==> flow/design.v <==
`timescale 1ns / 1ps
module rrc_filter #(
	parameter WIDTH = 9
)(
	input logic clk,
	input logic rst,
	input logic signed [WIDTH-1:0] filter_in,
	output logic signed [WIDTH-1:0] filter_out
);
	logic signed [WIDTH-1:0] shift_reg_out [0:31];
	logic signed [2*WIDTH-1:0] mul_sum [0:32];
	logic signed [23:0] acc_sum;
	integer i;
	always @(posedge clk or posedge rst) begin
		if(rst) begin
			for(i = 0; i < 32; i=i+1) begin
				shift_reg_out[i] <= 9'b0;
			end
		end
		else begin
			shift_reg_out[0] <= filter_in;
			for(i = 0; i < 31; i=i+1) begin
				shift_reg_out[i+1] <= shift_reg_out[i];
			end
		end
	end
	multiplier_9b #(.WIDTH(9)) MUL0(.mul_in(filter_in), .coefficient(9'd0), .mul_out(mul_sum[0]));
	multiplier_9b #(.WIDTH(9)) MUL1(.mul_in(shift_reg_out[0]), .coefficient(-9'd1), .mul_out(mul_sum[1]));
	multiplier_9b #(.WIDTH(9)) MUL2(.mul_in(shift_reg_out[1]), .coefficient(9'd1),.mul_out(mul_sum[2]));
	multiplier_9b #(.WIDTH(9)) MUL3(.mul_in(shift_reg_out[2]), .coefficient(9'd0),.mul_out(mul_sum[3]));
	multiplier_9b #(.WIDTH(9)) MUL4(.mul_in(shift_reg_out[3]), .coefficient(-9'd1),.mul_out(mul_sum[4]));
	multiplier_9b #(.WIDTH(9)) MUL5(.mul_in(shift_reg_out[4]), .coefficient(9'd2),.mul_out(mul_sum[5]));
	multiplier_9b #(.WIDTH(9)) MUL6(.mul_in(shift_reg_out[5]), .coefficient(9'd0),.mul_out(mul_sum[6]));
	multiplier_9b #(.WIDTH(9)) MUL7(.mul_in(shift_reg_out[6]), .coefficient(-9'd2),.mul_out(mul_sum[7]));
	multiplier_9b #(.WIDTH(9)) MUL8(.mul_in(shift_reg_out[7]), .coefficient(9'd2),.mul_out(mul_sum[8]));
	multiplier_9b #(.WIDTH(9)) MUL9(.mul_in(shift_reg_out[8]), .coefficient(9'd0),.mul_out(mul_sum[9]));
	multiplier_9b #(.WIDTH(9)) MUL10(.mul_in(shift_reg_out[9]), .coefficient(-9'd6),.mul_out(mul_sum[10]));
	multiplier_9b #(.WIDTH(9)) MUL11(.mul_in(shift_reg_out[10]), .coefficient(9'd8),.mul_out(mul_sum[11]));
	multiplier_9b #(.WIDTH(9)) MUL12(.mul_in(shift_reg_out[11]), .coefficient(9'd10),.mul_out(mul_sum[12]));
	multiplier_9b #(.WIDTH(9)) MUL13(.mul_in(shift_reg_out[12]), .coefficient(-9'd28),.mul_out(mul_sum[13]));
	multiplier_9b #(.WIDTH(9)) MUL14(.mul_in(shift_reg_out[13]), .coefficient(-9'd14),.mul_out(mul_sum[14]));
	multiplier_9b #(.WIDTH(9)) MUL15(.mul_in(shift_reg_out[14]), .coefficient(9'd111),.mul_out(mul_sum[15]));
	multiplier_9b #(.WIDTH(9)) MUL16(.mul_in(shift_reg_out[15]), .coefficient(9'd196),.mul_out(mul_sum[16]));
	multiplier_9b #(.WIDTH(9)) MUL17(.mul_in(shift_reg_out[16]), .coefficient(9'd111),.mul_out(mul_sum[17]));
	multiplier_9b #(.WIDTH(9)) MUL18(.mul_in(shift_reg_out[17]), .coefficient(-9'd14),.mul_out(mul_sum[18]));
	multiplier_9b #(.WIDTH(9)) MUL19(.mul_in(shift_reg_out[18]), .coefficient(-9'd28),.mul_out(mul_sum[19]));
	multiplier_9b #(.WIDTH(9)) MUL20(.mul_in(shift_reg_out[19]), .coefficient(9'd10),.mul_out(mul_sum[20]));
	multiplier_9b #(.WIDTH(9)) MUL21(.mul_in(shift_reg_out[20]), .coefficient(9'd8),.mul_out(mul_sum[21]));
	multiplier_9b #(.WIDTH(9)) MUL22(.mul_in(shift_reg_out[21]), .coefficient(-9'd6),.mul_out(mul_sum[22]));
	multiplier_9b #(.WIDTH(9)) MUL23(.mul_in(shift_reg_out[22]), .coefficient(9'd0),.mul_out(mul_sum[23]));
	multiplier_9b #(.WIDTH(9)) MUL24(.mul_in(shift_reg_out[23]), .coefficient(9'd2),.mul_out(mul_sum[24]));
	multiplier_9b #(.WIDTH(9)) MUL25(.mul_in(shift_reg_out[24]), .coefficient(-9'd2),.mul_out(mul_sum[25]));
	multiplier_9b #(.WIDTH(9)) MUL26(.mul_in(shift_reg_out[25]), .coefficient(9'd0),.mul_out(mul_sum[26]));
	multiplier_9b #(.WIDTH(9)) MUL27(.mul_in(shift_reg_out[26]), .coefficient(9'd2),.mul_out(mul_sum[27]));
	multiplier_9b #(.WIDTH(9)) MUL28(.mul_in(shift_reg_out[27]), .coefficient(-9'd1),.mul_out(mul_sum[28]));
	multiplier_9b #(.WIDTH(9)) MUL29(.mul_in(shift_reg_out[28]), .coefficient(9'd0),.mul_out(mul_sum[29]));
	multiplier_9b #(.WIDTH(9)) MUL30(.mul_in(shift_reg_out[29]), .coefficient(9'd1),.mul_out(mul_sum[30]));
	multiplier_9b #(.WIDTH(9)) MUL31(.mul_in(shift_reg_out[30]), .coefficient(-9'd1),.mul_out(mul_sum[31]));
	multiplier_9b #(.WIDTH(9)) MUL32(.mul_in(shift_reg_out[31]), .coefficient(9'd0),.mul_out(mul_sum[32]));
	always_comb begin : accumulate_sum
		acc_sum = mul_sum[0] + mul_sum[1] + mul_sum[2] + mul_sum[3] + mul_sum[4] + 
		mul_sum[5] + mul_sum[6] + mul_sum[7] + mul_sum[8] + mul_sum[9] + 
		mul_sum[10] + mul_sum[11] + mul_sum[12] + mul_sum[13] + mul_sum[14] + 
		mul_sum[15] + mul_sum[16] + mul_sum[17] + mul_sum[18] + mul_sum[19] + 
		mul_sum[20] + mul_sum[21] + mul_sum[22] + mul_sum[23] + mul_sum[24] + 
		mul_sum[25] + mul_sum[26] + mul_sum[27] + mul_sum[28] + mul_sum[29] + 
		mul_sum[30] + mul_sum[31] + mul_sum[32];  
	end
	logic signed [15:0] trunc_frac_sum;
	assign trunc_frac_sum = acc_sum[23:8];
	always_ff @( posedge clk or posedge rst ) begin : blockName
		if(rst) begin
			filter_out <= 0;
		end
		else if(trunc_frac_sum > 255) begin
			filter_out <= 255;
		end
		else if(trunc_frac_sum < -256) begin
			filter_out <= -256;
		end
		else begin
			filter_out <= trunc_frac_sum;
		end
	end
endmodule
module multiplier_9b #(
	parameter WIDTH = 9
)(
	input logic signed [WIDTH-1:0] mul_in,
	input logic signed [WIDTH-1:0] coefficient,
	output logic signed [2*WIDTH-1:0] mul_out
);
	assign mul_out = mul_in * coefficient;
endmodule
# Step by step through the tools: rrc_filter
# What the tools print for rrc_filter, step after step.
# Lines are those of the file above, counted from 1.
# Cell names lack the library's common part.
# The mark -- stands for no value.
dict set report setup {
  top_module {rrc_filter}
  clk_port {clk}
  lib {sky130hd}
  corner {tt_025C_1v80}
}

# After elaboration
# Yosys after proc, flatten, opt, wreduce and memory -nomap, before mapping. Enables and synchronous resets that opt folds into registers are not counted as muxes. Print and check cells are not counted. Equal cells are merged and count once.
dict set report op_classes {
  muxes 2
  n_mul 11
  compare 2
  add_sub_neg 30
}
# op count
set op_table {}
lappend op_table {{adder 24 x 18 -> 24 bit} 13}
lappend op_table {{multiplier 9 x 4 -> 13 bit with constant B} 6}
lappend op_table {{multiplier 9 x 8 -> 17 bit with constant B} 2}
lappend op_table {{multiplier 9 x 7 -> 16 bit with constant B} 1}
lappend op_table {{multiplier 9 x 3 -> 12 bit with constant B} 2}
lappend op_table {{negator 9 -> 18 bit} 4}
lappend op_table {{adder 24 x 10 -> 24 bit} 2}
lappend op_table {{adder 24 x 12 -> 24 bit} 2}
lappend op_table {{negator 9 -> 17 bit} 2}
lappend op_table {{adder 23 x 13 -> 24 bit} 1}
lappend op_table {{adder 24 x 9 -> 24 bit} 1}
lappend op_table {{adder 22 x 10 -> 23 bit} 1}
lappend op_table {{adder 21 x 18 -> 22 bit} 1}
lappend op_table {{adder 20 x 10 -> 21 bit} 1}
lappend op_table {{adder 19 x 18 -> 20 bit} 1}
lappend op_table {{adder 18 x 9 -> 19 bit} 1}
lappend op_table {{2-to-1 mux 9 bit} 2}
lappend op_table {{greater-than comparator 16 x 9 -> 1 bit with constant B} 1}
lappend op_table {{less-than comparator 16 x 9 -> 1 bit with constant B} 1}
dict set report word_totals {
  ff_bits 288
  out_inout_bits 9
  wordCells 77
  input_bits 11
}

# Logic depth
# Depth = most cells in a row (Yosys ltp): at word level without a register or memory, in the mapped netlist without a sequential cell, where the memories' decode and read muxes count.
dict set report depth {
  word_depth 28
  ABC_AREA 1
  mapped_depth 48
  depth_no_buf 48
}

# Mapped cells and area
# Yosys stat after the flow's synthesis: flattened, memories mapped to cells. It holds for the ABC_AREA given above (unset counts as 0); a run with the other value may have another netlist.
# type count type_area_um2
set types {}
lappend types {fa_1 409 8.19E+03}
lappend types {dfrtp_1 288 7.21E+03}
lappend types {ha_1 330 4128.96}
lappend types {inv_1 690 2.59E+03}
lappend types {xor2_1 89 779.498}
lappend types {nand2_1 168 630.605}
lappend types {xnor2_1 53 464.195}
lappend types {a21oi_1 91 455.437}
lappend types {nor2_1 62 232.723}
lappend types {nand3_1 34 170.163}
lappend types {a21o_1 20 150.144}
lappend types {o21bai_1 20 150.144}
lappend types {o21ai_0 25 125.12}
lappend types {a31oi_1 9 56.304}
lappend types {nor3_1 10 50.048}
lappend types {nand2_2 7 43.792}
lappend types {nand4_1 6 37.536}
lappend types {a31o_2 4 35.034}
# Not listed: further types 17, cells in them 29.
dict set report mapped {
  area_um2 25719.7
  ff_cells 288
  seqArea_um2 7206.9
  mapped_cells 2344
  buffers 1
}

# Worst setup path after synthesis
# OpenSTA on the mapped netlist: ideal clock, no wires. The path of least setup slack (recovery checks aside). Input and output delay are each 20% of the period. Register names are those of the netlist, which keeps one name where synthesis merged equal registers.
dict set report synth_timing {
  path_type {flip-flop to flip-flop}
  start {register shift_reg_out[14][8]}
  end {register filter_out[0]}
  clock_period_ns 10.5
  setup_time_ns 0.120
  required_ns 10.380
  slack_ns 1.481
  t_first_pin_ns 0.000
  path_stages 37
  path_buffers 0
  t_arrival_ns 8.899
  delay_ns 9.019
  synth_period_reached_ns 9.019
}
# "delay_ns" is the arrival time less input delay plus setup time.
# "path_stages": output pins that drive a net of the path, with the launching flip-flop's if there is one; two outputs of one cell count as two.
# "synth_period_reached_ns" = period - worst setup slack (recovery checks aside). The figure is calculated, with input and output delays left at 20% of the set period.
# The rows between start and end are the longest chain of elaborated cells between them; the timing report does not say that the signal goes this way. Where chains are equally long, one stands for them.
# A line is the first line of the expression or statement that the cell stems from. Yosys adds cells for indexed reads and writes and turns some case tables into memories.
# A register here has more assigning lines than the two given.
dict set report synth_between {
  cell_sequence {dfrtp_1 -> inv_1 -> fa_1 -> inv_1 -> fa_1 -> fa_1 -> ha_1 -> nand2_1 -> a21oi_1 -> a211oi_1 -> nand2_1 -> a21oi_1 -> o31ai_1 -> xnor2_1 -> fa_1 -> fa_1 -> inv_1 -> fa_1 -> fa_1 -> inv_1 -> fa_1 -> inv_1 -> fa_1 -> inv_1 -> fa_1 -> inv_1 -> ha_1 -> nand2_1 -> nand2_1 -> o21bai_1 -> a21oi_2 -> nand2_2 -> a21oi_2 -> xor2_2 -> inv_1 -> nand2_2 -> nand2_1}
  elab_chain_len 18
  cells_between 19
  lines_between 4
  cone_classes {add/sub: 14; mul: 1; compare: 2; mux: 2}
}
# item line_no
set synth_rtl {}
lappend synth_rtl {{start: declaration} 10} ;# logic signed [WIDTH-1:0] shift_reg_out [0:31];
lappend synth_rtl {{start: assignment} 17} ;# shift_reg_out[i] <= 9'b0;
lappend synth_rtl {{start: assignment} 23} ;# shift_reg_out[i+1] <= shift_reg_out[i];
lappend synth_rtl {{multiplier 9 x 8 -> 17 bit} 93} ;# assign mul_out = mul_in * coefficient;
lappend synth_rtl {{adder 24 x 18 -> 24 bit (6 in a row)} 61} ;# acc_sum = mul_sum[0] + mul_sum[1] + mul_sum[2] + mul_sum[3] + mul_sum[4] +
lappend synth_rtl {{adder 24 x 12 -> 24 bit} 61}
lappend synth_rtl {{adder 24 x 18 -> 24 bit} 61}
lappend synth_rtl {{adder 24 x 10 -> 24 bit} 61}
lappend synth_rtl {{adder 24 x 18 -> 24 bit} 61}
lappend synth_rtl {{adder 24 x 10 -> 24 bit} 61}
lappend synth_rtl {{adder 24 x 18 -> 24 bit} 61}
lappend synth_rtl {{adder 24 x 9 -> 24 bit} 61}
lappend synth_rtl {{adder 24 x 18 -> 24 bit} 61}
lappend synth_rtl {{less-than comparator 16 x 9 -> 1 bit} 78} ;# else if(trunc_frac_sum < -256) begin
lappend synth_rtl {{2-to-1 mux 9 bit} 78}
lappend synth_rtl {{2-to-1 mux 9 bit} 75} ;# else if(trunc_frac_sum > 255) begin
lappend synth_rtl {{end: assignment} 79} ;# filter_out <= -256;
lappend synth_rtl {{end: assignment} 82} ;# filter_out <= trunc_frac_sum;
lappend synth_rtl {{end: declaration} 8} ;# output logic signed [WIDTH-1:0] filter_out

# Timing after layout
# From the final timing report of flow run A: the path of least setup slack in the routed layout; clock arrival at registers is part of the times.
dict set report layout_timing {
  path_type {flip-flop to flip-flop}
  start {register shift_reg_out[16][3]}
  end {register filter_out[3]}
  t_arrival_ns 9.83
  path_stages 41
  required_ns 7.47
  t_first_pin_ns 0.59
  path_buffers 2
  slack_ns -2.37
  clock_period_ns 7.0
  setup_time_ns 0.12
}
# The rows between start and end are the longest chain of elaborated cells between them; the timing report does not say that the signal goes this way. Where chains are equally long, one stands for them.
# A register here has more assigning lines than the two given.
dict set report layout_between {
  cell_sequence {dfrtp_2 -> buf_6 -> ha_4 -> xor2_1 -> ha_2 -> a21o_1 -> fa_1 -> inv_1 -> fa_1 -> inv_2 -> ha_4 -> buf_4 -> nand2_1 -> nor2_1 -> or3b_4 -> o2111ai_2 -> xnor2_2 -> fa_2 -> [5 not listed] -> inv_1 -> fa_2 -> fa_1 -> inv_1 -> fa_1 -> ha_4 -> nand2_4 -> nor2_4 -> inv_4 -> nor3_4 -> nand3_2 -> nand3_2 -> nand2_1 -> nand2_2 -> and2_4 -> nand2_4 -> nand2_8 -> nand2_8}
  elab_chain_len 16
  cells_between 17
  lines_between 4
  cone_classes {add/sub: 12; mul: 1; compare: 2; mux: 2}
}
# item line_no
set layout_rtl {}
lappend layout_rtl {{start: declaration} 10} ;# logic signed [WIDTH-1:0] shift_reg_out [0:31];
lappend layout_rtl {{start: assignment} 17} ;# shift_reg_out[i] <= 9'b0;
lappend layout_rtl {{start: assignment} 23} ;# shift_reg_out[i+1] <= shift_reg_out[i];
lappend layout_rtl {{multiplier 9 x 8 -> 17 bit} 93} ;# assign mul_out = mul_in * coefficient;
lappend layout_rtl {{adder 24 x 18 -> 24 bit (4 in a row)} 61} ;# acc_sum = mul_sum[0] + mul_sum[1] + mul_sum[2] + mul_sum[3] + mul_sum[4] +
lappend layout_rtl {{adder 24 x 12 -> 24 bit} 61}
lappend layout_rtl {{adder 24 x 18 -> 24 bit} 61}
lappend layout_rtl {{adder 24 x 10 -> 24 bit} 61}
lappend layout_rtl {{adder 24 x 18 -> 24 bit} 61}
lappend layout_rtl {{adder 24 x 10 -> 24 bit} 61}
lappend layout_rtl {{adder 24 x 18 -> 24 bit} 61}
lappend layout_rtl {{adder 24 x 9 -> 24 bit} 61}
lappend layout_rtl {{adder 24 x 18 -> 24 bit} 61}
lappend layout_rtl {{less-than comparator 16 x 9 -> 1 bit} 78} ;# else if(trunc_frac_sum < -256) begin
lappend layout_rtl {{2-to-1 mux 9 bit} 78}
lappend layout_rtl {{2-to-1 mux 9 bit} 75} ;# else if(trunc_frac_sum > 255) begin
lappend layout_rtl {{end: assignment} 79} ;# filter_out <= -256;
lappend layout_rtl {{end: assignment} 82} ;# filter_out <= trunc_frac_sum;
lappend layout_rtl {{end: declaration} 8} ;# output logic signed [WIDTH-1:0] filter_out

; rrc_filter through Yosys and OpenROAD on sky130hd: 4 stored runs, unordered, with their settings and measured results. The constraints put input and output delay at 20% of the set period each and load the outputs with 0.01 pF.
; "achieved_clock_period_ns" = clock period - worst setup slack. The figure is calculated, with input and output delays left at 20% of the set period.
; "timing.worst_path_ns" = time allowed to the worst setup path (clock period - input delay - output delay, where it has them) - its slack; a late launch clock adds to it, a late capture clock takes from it.

[flow run A: settings]
ABC_AREA = 1
CAP_MARGIN = 0
CELL_PAD_IN_SITES_GLOBAL_PLACEMENT = 1
CORE_ASPECT_RATIO = 0.59
CORE_MARGIN = 2
CTS_CLUSTER_DIAMETER = 51
GPL_TIMING_DRIVEN = 0
MAX_ROUTING_LAYER = met4
MIN_ROUTING_LAYER = met2
PLACE_DENSITY = 0.65
SETUP_SLACK_MARGIN = 1.0
SLEW_MARGIN = 0
period_ns = 7.0
CORE_UTILIZATION = 40
[flow run A: results]
synthArea_um2 = 25719.7
dieArea_um2 = 66415.7
stdcell_area_um2 = 30453.0
utilization_pct = 47.8
worstSetupSlack_ns = -2.366
final_setup_tns_ns = -20.994
timing.hold.ws_ns = 0.334
achieved_clock_period_ns = 9.366
timing.worst_path_ns = 9.37
worst_setup_path_type = flip-flop to flip-flop

[flow run B: settings]
CELL_PAD_IN_SITES_DETAIL_PLACEMENT = 2
CELL_PAD_IN_SITES_GLOBAL_PLACEMENT = 2
CORE_ASPECT_RATIO = 1.04
CORE_MARGIN = 8
CORE_UTILIZATION = 30
GPL_ROUTABILITY_DRIVEN = 0
MAX_ROUTING_LAYER = met4
PLACE_DENSITY = 0.42
SETUP_SLACK_MARGIN = 1.72
TNS_END_PERCENT = 50
period_ns = 10.4
CAP_MARGIN = 20
SLEW_MARGIN = 20
[flow run B: results]
synthArea_um2 = 25449.4
dieArea_um2 = 94408.3
stdcell_area_um2 = 29853.6
utilization_pct = 35.3
worstSetupSlack_ns = 0.623
final_setup_tns_ns = 0.000
timing.hold.ws_ns = 0.346
achieved_clock_period_ns = 9.777
timing.worst_path_ns = 9.78
worst_setup_path_type = flip-flop to flip-flop

[flow run C: settings]
ABC_AREA = 1
CELL_PAD_IN_SITES_DETAIL_PLACEMENT = 2
CELL_PAD_IN_SITES_GLOBAL_PLACEMENT = 1
CORE_ASPECT_RATIO = 1.04
CORE_MARGIN = 9
CORE_UTILIZATION = 30
CTS_CLUSTER_DIAMETER = 190
GPL_ROUTABILITY_DRIVEN = 0
HOLD_SLACK_MARGIN = -0.01
MAX_ROUTING_LAYER = met4
MIN_ROUTING_LAYER = met2
PLACE_DENSITY = 0.42
SETUP_SLACK_MARGIN = 0.89
TNS_END_PERCENT = 60
period_ns = 16.8
CAP_MARGIN = 20
SLEW_MARGIN = 20
[flow run C: results]
synthArea_um2 = 25719.7
dieArea_um2 = 96599.4
stdcell_area_um2 = 28731.3
utilization_pct = 33.8
worstSetupSlack_ns = 6.033
final_setup_tns_ns = 0.000
timing.hold.ws_ns = 0.342
achieved_clock_period_ns = 10.767
timing.worst_path_ns = 10.77
worst_setup_path_type = flip-flop to flip-flop

[flow run D: settings]
CAP_MARGIN = 30
GPL_TIMING_DRIVEN = 0
MAX_ROUTING_LAYER = met4
SLEW_MARGIN = 0
period_ns = 15.1
CORE_MARGIN = 2
CORE_UTILIZATION = 40
[flow run D: results]
synthArea_um2 = 25449.4
dieArea_um2 = 65656.4
stdcell_area_um2 = 27898.0
utilization_pct = 44.3
worstSetupSlack_ns = 3.628
final_setup_tns_ns = 0.000
timing.hold.ws_ns = 0.348
achieved_clock_period_ns = 11.472
timing.worst_path_ns = 11.47
worst_setup_path_type = flip-flop to flip-flop
